==> flow/design.v <==
module DataAggregator(
           clk, reset, bit1, bit2, bit3, bit4, read_index_yaxis, read_index_xaxis,
           out_data_yaxis, out_data_xaxis, finished
       );
localparam MODE_WAIT_START = 0;
localparam MODE_WAIT_CHANNEL = 1;
localparam MODE_WAIT_DATA = 2;
localparam MODE_ASSIGN_DATA = 3;
input clk, reset;
input bit1, bit2, bit3, bit4;  
input [6:0] read_index_yaxis, read_index_xaxis;
output [15:0] out_data_yaxis;  
output [15:0] out_data_xaxis;  
output finished;
reg [15:0] data_yaxis [0:127];
reg [15:0] data_xaxis [0:127];
reg [15:0] bit1_data_buffer, bit2_data_buffer, bit3_data_buffer, bit4_data_buffer;
reg [3:0] bit1_data_buffer_index, bit2_data_buffer_index, bit3_data_buffer_index, bit4_data_buffer_index;
reg [4:0] data_index_yaxis1, data_index_yaxis2, data_index_yaxis3, data_index_yaxis4;
reg [4:0] data_index_xaxis1, data_index_xaxis2, data_index_xaxis3, data_index_xaxis4;
reg data_yaxis1_valid, data_yaxis2_valid, data_yaxis3_valid, data_yaxis4_valid;
reg data_xaxis1_valid, data_xaxis2_valid, data_xaxis3_valid, data_xaxis4_valid;
reg channel_bit1, channel_bit2, channel_bit3, channel_bit4;
reg [1:0] mode_bit1, mode_bit2, mode_bit3, mode_bit4;
wire data_yaxis_valid, data_xaxis_valid;
integer i;
always @(posedge clk) begin
    if (reset) begin
        for (i = 0; i < 128; i = i + 1) begin
            data_yaxis[i] <= 0;
            data_xaxis[i] <= 0;
        end
        bit1_data_buffer <= 0;
        bit2_data_buffer <= 0;
        bit3_data_buffer <= 0;
        bit4_data_buffer <= 0;
        bit1_data_buffer_index <= 0;
        bit2_data_buffer_index <= 0;
        bit3_data_buffer_index <= 0;
        bit4_data_buffer_index <= 0;
        data_index_yaxis1 <= 31;
        data_index_yaxis2 <= 31;
        data_index_yaxis3 <= 31;
        data_index_yaxis4 <= 31;
        data_index_xaxis1 <= 31;
        data_index_xaxis2 <= 31;
        data_index_xaxis3 <= 31;
        data_index_xaxis4 <= 31;
        data_yaxis1_valid <= 0;
        data_yaxis2_valid <= 0;
        data_yaxis3_valid <= 0;
        data_yaxis4_valid <= 0;
        data_xaxis1_valid <= 0;
        data_xaxis2_valid <= 0;
        data_xaxis3_valid <= 0;
        data_xaxis4_valid <= 0;
        channel_bit1 <= 0;
        channel_bit2 <= 0;
        channel_bit3 <= 0;
        channel_bit4 <= 0;
        mode_bit1 <= MODE_WAIT_START;
        mode_bit2 <= MODE_WAIT_START;
        mode_bit3 <= MODE_WAIT_START;
        mode_bit4 <= MODE_WAIT_START;
    end else begin
        if (mode_bit1 == MODE_WAIT_START) begin
            if (bit1) begin
                mode_bit1 <= MODE_WAIT_CHANNEL;
            end
        end else if (mode_bit1 == MODE_WAIT_CHANNEL) begin
            channel_bit1 <= bit1;
            mode_bit1 <= MODE_WAIT_DATA;
            bit1_data_buffer_index <= 15;
        end else if (mode_bit1 == MODE_WAIT_DATA) begin
            bit1_data_buffer[bit1_data_buffer_index] <= bit1;
            if (bit1_data_buffer_index >= 1) begin
                bit1_data_buffer_index <= bit1_data_buffer_index - 1;
            end else begin
                mode_bit1 <= MODE_ASSIGN_DATA;
            end
        end else if (mode_bit1 == MODE_ASSIGN_DATA) begin
            mode_bit1 <= MODE_WAIT_START;
            if (channel_bit1 == 0) begin  
                data_yaxis[data_index_yaxis1] <= bit1_data_buffer;
                if (data_index_yaxis1 >= 1) begin
                    data_index_yaxis1 <= data_index_yaxis1 - 1;
                    data_yaxis1_valid <= 0;
                end else begin
                    data_index_yaxis1 <= 31;
                    data_yaxis1_valid <= 1;
                end
            end else begin  
                data_yaxis[32 + data_index_yaxis2] <= bit1_data_buffer;
                if (data_index_yaxis2 >= 1) begin
                    data_index_yaxis2 <= data_index_yaxis2 - 1;
                    data_yaxis2_valid <= 0;
                end else begin
                    data_index_yaxis2 <= 31;
                    data_yaxis2_valid <= 1;
                end
            end
        end
        if (mode_bit2 == MODE_WAIT_START) begin
            if (bit2) begin
                mode_bit2 <= MODE_WAIT_CHANNEL;
            end
        end else if (mode_bit2 == MODE_WAIT_CHANNEL) begin
            channel_bit2 <= bit2;
            mode_bit2 <= MODE_WAIT_DATA;
            bit2_data_buffer_index <= 15;
        end else if (mode_bit2 == MODE_WAIT_DATA) begin
            bit2_data_buffer[bit2_data_buffer_index] <= bit2;
            if (bit2_data_buffer_index >= 1) begin
                bit2_data_buffer_index <= bit2_data_buffer_index - 1;
            end else begin
                mode_bit2 <= MODE_ASSIGN_DATA;
            end
        end else if (mode_bit2 == MODE_ASSIGN_DATA) begin
            mode_bit2 <= MODE_WAIT_START;
            if (channel_bit2 == 0) begin  
                data_yaxis[64 + data_index_yaxis3] <= bit2_data_buffer;
                if (data_index_yaxis3 >= 1) begin
                    data_index_yaxis3 <= data_index_yaxis3 - 1;
                    data_yaxis3_valid <= 0;
                end else begin
                    data_index_yaxis3 <= 31;
                    data_yaxis3_valid <= 1;
                end
            end else begin  
                data_yaxis[96 + data_index_yaxis4] <= bit2_data_buffer;
                if (data_index_yaxis4 >= 1) begin
                    data_index_yaxis4 <= data_index_yaxis4 - 1;
                    data_yaxis4_valid <= 0;
                end else begin
                    data_index_yaxis4 <= 31;
                    data_yaxis4_valid <= 1;
                end
            end
        end
        if (mode_bit3 == MODE_WAIT_START) begin
            if (bit3) begin
                mode_bit3 <= MODE_WAIT_CHANNEL;
            end
        end else if (mode_bit3 == MODE_WAIT_CHANNEL) begin
            channel_bit3 <= bit3;
            mode_bit3 <= MODE_WAIT_DATA;
            bit3_data_buffer_index <= 15;
        end else if (mode_bit3 == MODE_WAIT_DATA) begin
            bit3_data_buffer[bit3_data_buffer_index] <= bit3;
            if (bit3_data_buffer_index >= 1) begin
                bit3_data_buffer_index <= bit3_data_buffer_index - 1;
            end else begin
                mode_bit3 <= MODE_ASSIGN_DATA;
            end
        end else if (mode_bit3 == MODE_ASSIGN_DATA) begin
            mode_bit3 <= MODE_WAIT_START;
            if (channel_bit3 == 0) begin  
                data_xaxis[data_index_xaxis1] <= bit3_data_buffer;
                if (data_index_xaxis1 >= 1) begin
                    data_index_xaxis1 <= data_index_xaxis1 - 1;
                    data_xaxis1_valid <= 0;
                end else begin
                    data_index_xaxis1 <= 31;
                    data_xaxis1_valid <= 1;
                end
            end else begin  
                data_xaxis[32 + data_index_xaxis2] <= bit3_data_buffer;
                if (data_index_xaxis2 >= 1) begin
                    data_index_xaxis2 <= data_index_xaxis2 - 1;
                    data_xaxis2_valid <= 0;
                end else begin
                    data_index_xaxis2 <= 31;
                    data_xaxis2_valid <= 1;
                end
            end
        end
        if (mode_bit4 == MODE_WAIT_START) begin
            if (bit4) begin
                mode_bit4 <= MODE_WAIT_CHANNEL;
            end
        end else if (mode_bit4 == MODE_WAIT_CHANNEL) begin
            channel_bit4 <= bit4;
            mode_bit4 <= MODE_WAIT_DATA;
            bit4_data_buffer_index <= 15;
        end else if (mode_bit4 == MODE_WAIT_DATA) begin
            bit4_data_buffer[bit4_data_buffer_index] <= bit4;
            if (bit4_data_buffer_index >= 1) begin
                bit4_data_buffer_index <= bit4_data_buffer_index - 1;
            end else begin
                mode_bit4 <= MODE_ASSIGN_DATA;
            end
        end else if (mode_bit4 == MODE_ASSIGN_DATA) begin
            mode_bit4 <= MODE_WAIT_START;
            if (channel_bit4 == 0) begin  
                data_xaxis[64 + data_index_xaxis3] <= bit4_data_buffer;
                if (data_index_xaxis3 >= 1) begin
                    data_index_xaxis3 <= data_index_xaxis3 - 1;
                    data_xaxis3_valid <= 0;
                end else begin
                    data_index_xaxis3 <= 31;
                    data_xaxis3_valid <= 1;
                end
            end else begin  
                data_xaxis[96 + data_index_xaxis4] <= bit4_data_buffer;
                if (data_index_xaxis4 >= 1) begin
                    data_index_xaxis4 <= data_index_xaxis4 - 1;
                    data_xaxis4_valid <= 0;
                end else begin
                    data_index_xaxis4 <= 31;
                    data_xaxis4_valid <= 1;
                end
            end
        end
    end
end
assign out_data_yaxis = data_yaxis[read_index_yaxis];
assign out_data_xaxis = data_xaxis[read_index_xaxis];
assign data_yaxis_valid = (data_yaxis1_valid && data_yaxis2_valid && data_yaxis3_valid && data_yaxis4_valid);
assign data_xaxis_valid = (data_xaxis1_valid && data_xaxis2_valid && data_xaxis3_valid && data_xaxis4_valid);
assign finished = (data_yaxis_valid && data_xaxis_valid);
endmodule
Memo
Re: synthesis data of DataAggregator

### From RTL to reports: DataAggregator

Tool output for the design above before and after an edit, in the order of the flow.
Lines under "unedited" count in the file above, lines under "edited" in the edited file.
"change" is "edited" less "unedited", of the values as shown.
Cell names lack the library's common part.
A cell with -- has no value.

| design | value |
|---|---|
| design top | DataAggregator |
| clock | clk |
| library | sky130hd |
| timing corner | tt_025C_1v80 |

### Edit of the RTL

The edit as a unified diff against the file above.
A script made this edit. It changes what the design does and was not meant as an optimisation.

```diff
@@ -65,5 +65,5 @@
     end else begin
         if (mode_bit1 == MODE_WAIT_START) begin
-            if (bit1) begin
+            begin
                 mode_bit1 <= MODE_WAIT_CHANNEL;
             end
```

### Elaborated design

Counts by Yosys on the flattened word-level netlist (proc, flatten, opt, wreduce; memories kept). Register bits leave out memories and registers merged into their read ports (data or address). Print and check cells are left out. Cells with the same type and inputs are merged into one.
Yosys's memory passes give these memory sizes; they may raise the number of words (mostly to a power of two), join words into wider ones and drop unused or constant bits.

Operators by class:

| item | unedited | edited | change |
|---|---|---|---|
| $add $sub $neg | 22 | 22 | 0 |
| $lt $le $gt $ge | 12 | 12 | 0 |
| eq/ne operators | 20 | 20 | 0 |
| shift operators | 8 | 8 | 0 |
| mux-type cells | 209 | 208 | -1 |
| bitwise operators | 28 | 28 | 0 |
| reduce/logical cells | 51 | 54 | +3 |

Operators with widths:

| cell | unedited | edited | change |
|---|---|---|---|
| 2-bit two-way mux | 24 | 22 | -2 |
| 2-bit AND reduction | 4 | 6 | +2 |
| 1-bit two-way mux | 61 | 62 | +1 |
| 3-bit AND reduction | 12 | 11 | -1 |
| 2-bit != test (second input constant) | 4 | 3 | -1 |
| 3-bit != test (second input constant) | 0 | 1 | +1 |
| 3-bit nonzero test | 0 | 1 | +1 |
| 2-bit OR reduction | 0 | 1 | +1 |

Unchanged operator kinds not shown: 26.

Storage and ports:

| item | unedited | edited | change |
|---|---|---|---|
| register bits | 140 | 140 | 0 |
| bits in writable memories | 4096 | 4096 | 0 |
| memories kept | 2 | 2 | 0 |
| bits of input ports | 20 | 20 | 0 |
| output and inout port bits | 33 | 33 | 0 |
| elaborated cells | 384 | 387 | +3 |

### Logic depth

Yosys ltp: most cells in a row. Word level: on the elaborated netlist, between registers, memories and ports. Mapped: between sequential cells and ports; inverters and the memories' decode and read muxes count.

Depth:

| item | unedited | edited | change |
|---|---|---|---|
| depth after elaboration | 8 | 8 | 0 |
| ABC_AREA | 0 | 0 | -- |
| depth in mapped cells | 9 | 9 | 0 |
| gate-level depth less buffers | 7 | 7 | 0 |

### Netlist

Yosys stat after the flow's synthesis: flattened, memories mapped to cells. It holds for the ABC_AREA given above (unset counts as 0); a run with the other value may have another netlist.

Synthesis totals:

| item | unedited | edited | change |
|---|---|---|---|
| mapped cells | 12113 | 12186 | +73 |
| mapped area (µm²) | 194066.1 | 193838.4 | -227.7 |
| sequential area (µm²) | 125960.8 | 125960.8 | 0.0 |
| mapped flip-flops | 4244 | 4244 | 0 |
| buffers | 1101 | 1179 | +78 |

Cells by type:

| cell type | unedited | edited | change |
|---|---|---|---|
| o21ai_0 | 20 | 273 | +253 |
| or2_2 | 259 | 7 | -252 |
| clkbuf_1 | 938 | 1012 | +74 |
| nor3_1 | 40 | 106 | +66 |
| and2_1 | 4097 | 4036 | -61 |
| nand2b_1 | 21 | 8 | -13 |
| nor3b_1 | 23 | 13 | -10 |
| inv_1 | 38 | 46 | +8 |
| nor2_2 | 8 | 0 | -8 |
| a31oi_1 | 1 | 8 | +7 |
| xnor2_1 | 21 | 27 | +6 |
| xor2_1 | 19 | 13 | -6 |
| o31ai_1 | 17 | 23 | +6 |
| or3_1 | 12 | 6 | -6 |
| nand4_1 | 7 | 13 | +6 |
| nand2_1 | 99 | 104 | +5 |
| buf_1 | 50 | 55 | +5 |
| mux2_1 | 5 | 0 | -5 |

Unchanged cell types not shown: 16.
The list need not be complete.

### Worst setup path after synthesis

Source: OpenSTA report_checks on the synthesized netlist (no wires, ideal clock, input and output delay 20% of the period each), path of least setup slack; recovery checks are left aside. Register names are those of the netlist, which keeps one name where synthesis merged equal registers.

Path after synthesis:

| item | unedited | edited | change |
|---|---|---|---|
| path kind | input to output | input to output | -- |
| from | input port read_index_xaxis[0] | input port read_index_yaxis[0] | -- |
| to | output port out_data_xaxis[0] | output port out_data_yaxis[0] | -- |
| period (ps) | 10000 | 10000 | 0 |
| input delay (ps) | 2000 | 2000 | 0 |
| external output delay (ps) | 2000 | 2000 | 0 |
| time at the first pin (ps) | 2000 | 2000 | 0 |
| arrival (ps) | 4413 | 4450 | +37 |
| data required time (ps) | 8000 | 8000 | 0 |
| setup slack (ps) | 3587 | 3550 | -37 |
| delay of the path (ps) | 2413 | 2450 | +37 |
| driving pins on the path | 6 | 6 | 0 |
| buffers on the path | 2 | 2 | 0 |
| synthesis period reached (ps) | 6413 | 6450 | +37 |

"delay of the path" is the arrival time less input delay plus setup time.
A path that ends at an output port has no setup time.
"driving pins on the path" counts driving pins, that of a launching flip-flop among them; a cell with two outputs on the path counts twice.
"synthesis period reached" is the clock period less the worst setup slack; recovery checks do not enter. This is arithmetic on one report: input and output delays are still those of the set period (20% each).
The rows between start and end are the longest chain of elaborated cells between them; the timing report does not say that the signal goes this way. Where chains are equally long, one stands for them.
Each line given opens the expression or statement behind the cell; cells for indexed reads and writes are added by Yosys, which also makes memories of some case tables.
The chain passes a memory read, where the word-level depth is cut; so it can be longer than that depth.

| on the way, after synthesis, unedited | value |
|---|---|
| cells stage by stage | buf_4 > buf_1 > mux4_2 > mux4_2 > mux4_2 > mux2_2 |
| cells in the longest elaborated chain | 1 |
| elaborated cells between the ends (all ways) | 1 |
| source lines of those cells | 1 |
| classes of those cells | 1 x memory |

Ends and longest elaborated chain, after synthesis, unedited:

| item | line | source |
|---|---|---|
| start: declaration | 11 | `input [6:0] read_index_yaxis, read_index_xaxis;` |
| memory 128 x 16 bit | 16 | `reg [15:0] data_xaxis [0:127];` |
| end: declaration | 13 | `output [15:0] out_data_xaxis;` |

| on the way, after synthesis, edited | value |
|---|---|
| cells stage by stage | buf_2 > buf_1 > mux4_2 > mux4_2 > mux4_2 > mux2_2 |
| cells in the longest elaborated chain | 1 |
| elaborated cells between the ends (all ways) | 1 |
| source lines of those cells | 1 |
| classes of those cells | 1 x memory |

Ends and longest elaborated chain, after synthesis, edited:

| item | line | source |
|---|---|---|
| start: declaration | 11 | `input [6:0] read_index_yaxis, read_index_xaxis;` |
| memory 128 x 16 bit | 15 | `reg [15:0] data_yaxis [0:127];` |
| end: declaration | 12 | `output [15:0] out_data_yaxis;` |

### Path in the finished layout

Path of least setup slack in the final report of each run of pair A (OpenROAD, finished layout, wires in). Where an end is a register, its clock arrival counts in the times.
The path's times are printed in steps of 10 ps; the period is the one set.

Path after layout:

| item | unedited | edited | change |
|---|---|---|---|
| path kind | input to output | input to output | -- |
| from | input port read_index_yaxis[2] | input port read_index_xaxis[0] | -- |
| to | output port out_data_yaxis[14] | output port out_data_xaxis[15] | -- |
| period (ps) | 10000 | 10000 | 0 |
| input delay (ps) | 2000 | 2000 | 0 |
| external output delay (ps) | 2000 | 2000 | 0 |
| time at the first pin (ps) | 2000 | 2000 | 0 |
| arrival (ps) | 5990 | 5990 | 0 |
| data required time (ps) | 8000 | 8000 | 0 |
| setup slack (ps) | 2010 | 2010 | 0 |
| driving pins on the path | 8 | 7 | -1 |
| buffers on the path | 4 | 3 | -1 |

The rows between start and end are the longest chain of elaborated cells between them; the timing report does not say that the signal goes this way. Where chains are equally long, one stands for them.
The chain passes a memory read, where the word-level depth is cut; so it can be longer than that depth.

| on the way, after layout, unedited | value |
|---|---|
| cells stage by stage | buf_8 > buf_4 > buf_4 > mux4_2 > mux4_2 > mux4_2 > mux2_2 > clkdlybuf4s50_1 |
| cells in the longest elaborated chain | 1 |
| elaborated cells between the ends (all ways) | 1 |
| source lines of those cells | 1 |
| classes of those cells | 1 x memory |

Ends and longest elaborated chain, after layout, unedited:

| item | line | source |
|---|---|---|
| start: declaration | 11 | `input [6:0] read_index_yaxis, read_index_xaxis;` |
| memory 128 x 16 bit | 15 | `reg [15:0] data_yaxis [0:127];` |
| end: declaration | 12 | `output [15:0] out_data_yaxis;` |

| on the way, after layout, edited | value |
|---|---|
| cells stage by stage | buf_8 > buf_4 > mux4_2 > mux4_2 > mux4_2 > mux2_2 > clkdlybuf4s50_1 |
| cells in the longest elaborated chain | 1 |
| elaborated cells between the ends (all ways) | 1 |
| source lines of those cells | 1 |
| classes of those cells | 1 x memory |

Ends and longest elaborated chain, after layout, edited:

| item | line | source |
|---|---|---|
| start: declaration | 11 | `input [6:0] read_index_yaxis, read_index_xaxis;` |
| memory 128 x 16 bit | 16 | `reg [15:0] data_xaxis [0:127];` |
| end: declaration | 13 | `output [15:0] out_data_xaxis;` |

### Layout results

Both versions went through the flow (Yosys, OpenROAD) with the same settings in each pair. Constraints: input delay and output delay 20% of the set period each, output load 0.01 pF.

| flow settings, pair A | value |
|---|---|
| CORE_UTILIZATION | 45 |
| PLACE_DENSITY | 0.6 |
| period_ns | 10.0 |
| CAP_MARGIN | 20 |
| CORE_MARGIN | 2 |
| SLEW_MARGIN | 20 |

Measured results, pair A:

| item | unedited | edited | change |
|---|---|---|---|
| chip area after synthesis (Yosys) (µm²) | 194066.1 | 193838.4 | -227.7 |
| area of the die (µm²) | 436524.0 | 436016.0 | -508.0 |
| utilization in the final report (%) | 50.1 | 50.3 | +0.2 |
| worst setup slack after layout (ps) | 2013 | 2009 | -4 |
| total negative slack on setup checks (ps) | 0 | 0 | 0 |
| smallest hold slack (ps) | 464 | 459 | -5 |
| power consumption (µW) | 39615 | 39543 | -72 |

| flow settings, pair B | value |
|---|---|
| CAP_MARGIN | 10 |
| CORE_MARGIN | 5 |
| CORE_UTILIZATION | 18 |
| CTS_CLUSTER_DIAMETER | 88 |
| CTS_CLUSTER_SIZE | 50 |
| MIN_ROUTING_LAYER | met2 |
| PLACE_DENSITY | 0.38 |
| SETUP_SLACK_MARGIN | 1.33 |
| SLEW_MARGIN | 30 |
| period_ns | 4.76 |

Measured results, pair B:

| item | unedited | edited | change |
|---|---|---|---|
| chip area after synthesis (Yosys) (µm²) | 194066.1 | 193838.4 | -227.7 |
| area of the die (µm²) | 1099010.0 | 1097740.0 | -1270.0 |
| utilization in the final report (%) | 21.0 | 21.3 | +0.3 |
| worst setup slack after layout (ps) | -355 | -284 | +71 |
| total negative slack on setup checks (ps) | -7816 | -5213 | +2603 |
| smallest hold slack (ps) | 445 | 423 | -22 |
| power consumption (µW) | 72937 | 73819 | +882 |

"power consumption": no workload was simulated; the value follows from the tool's default switching activity.
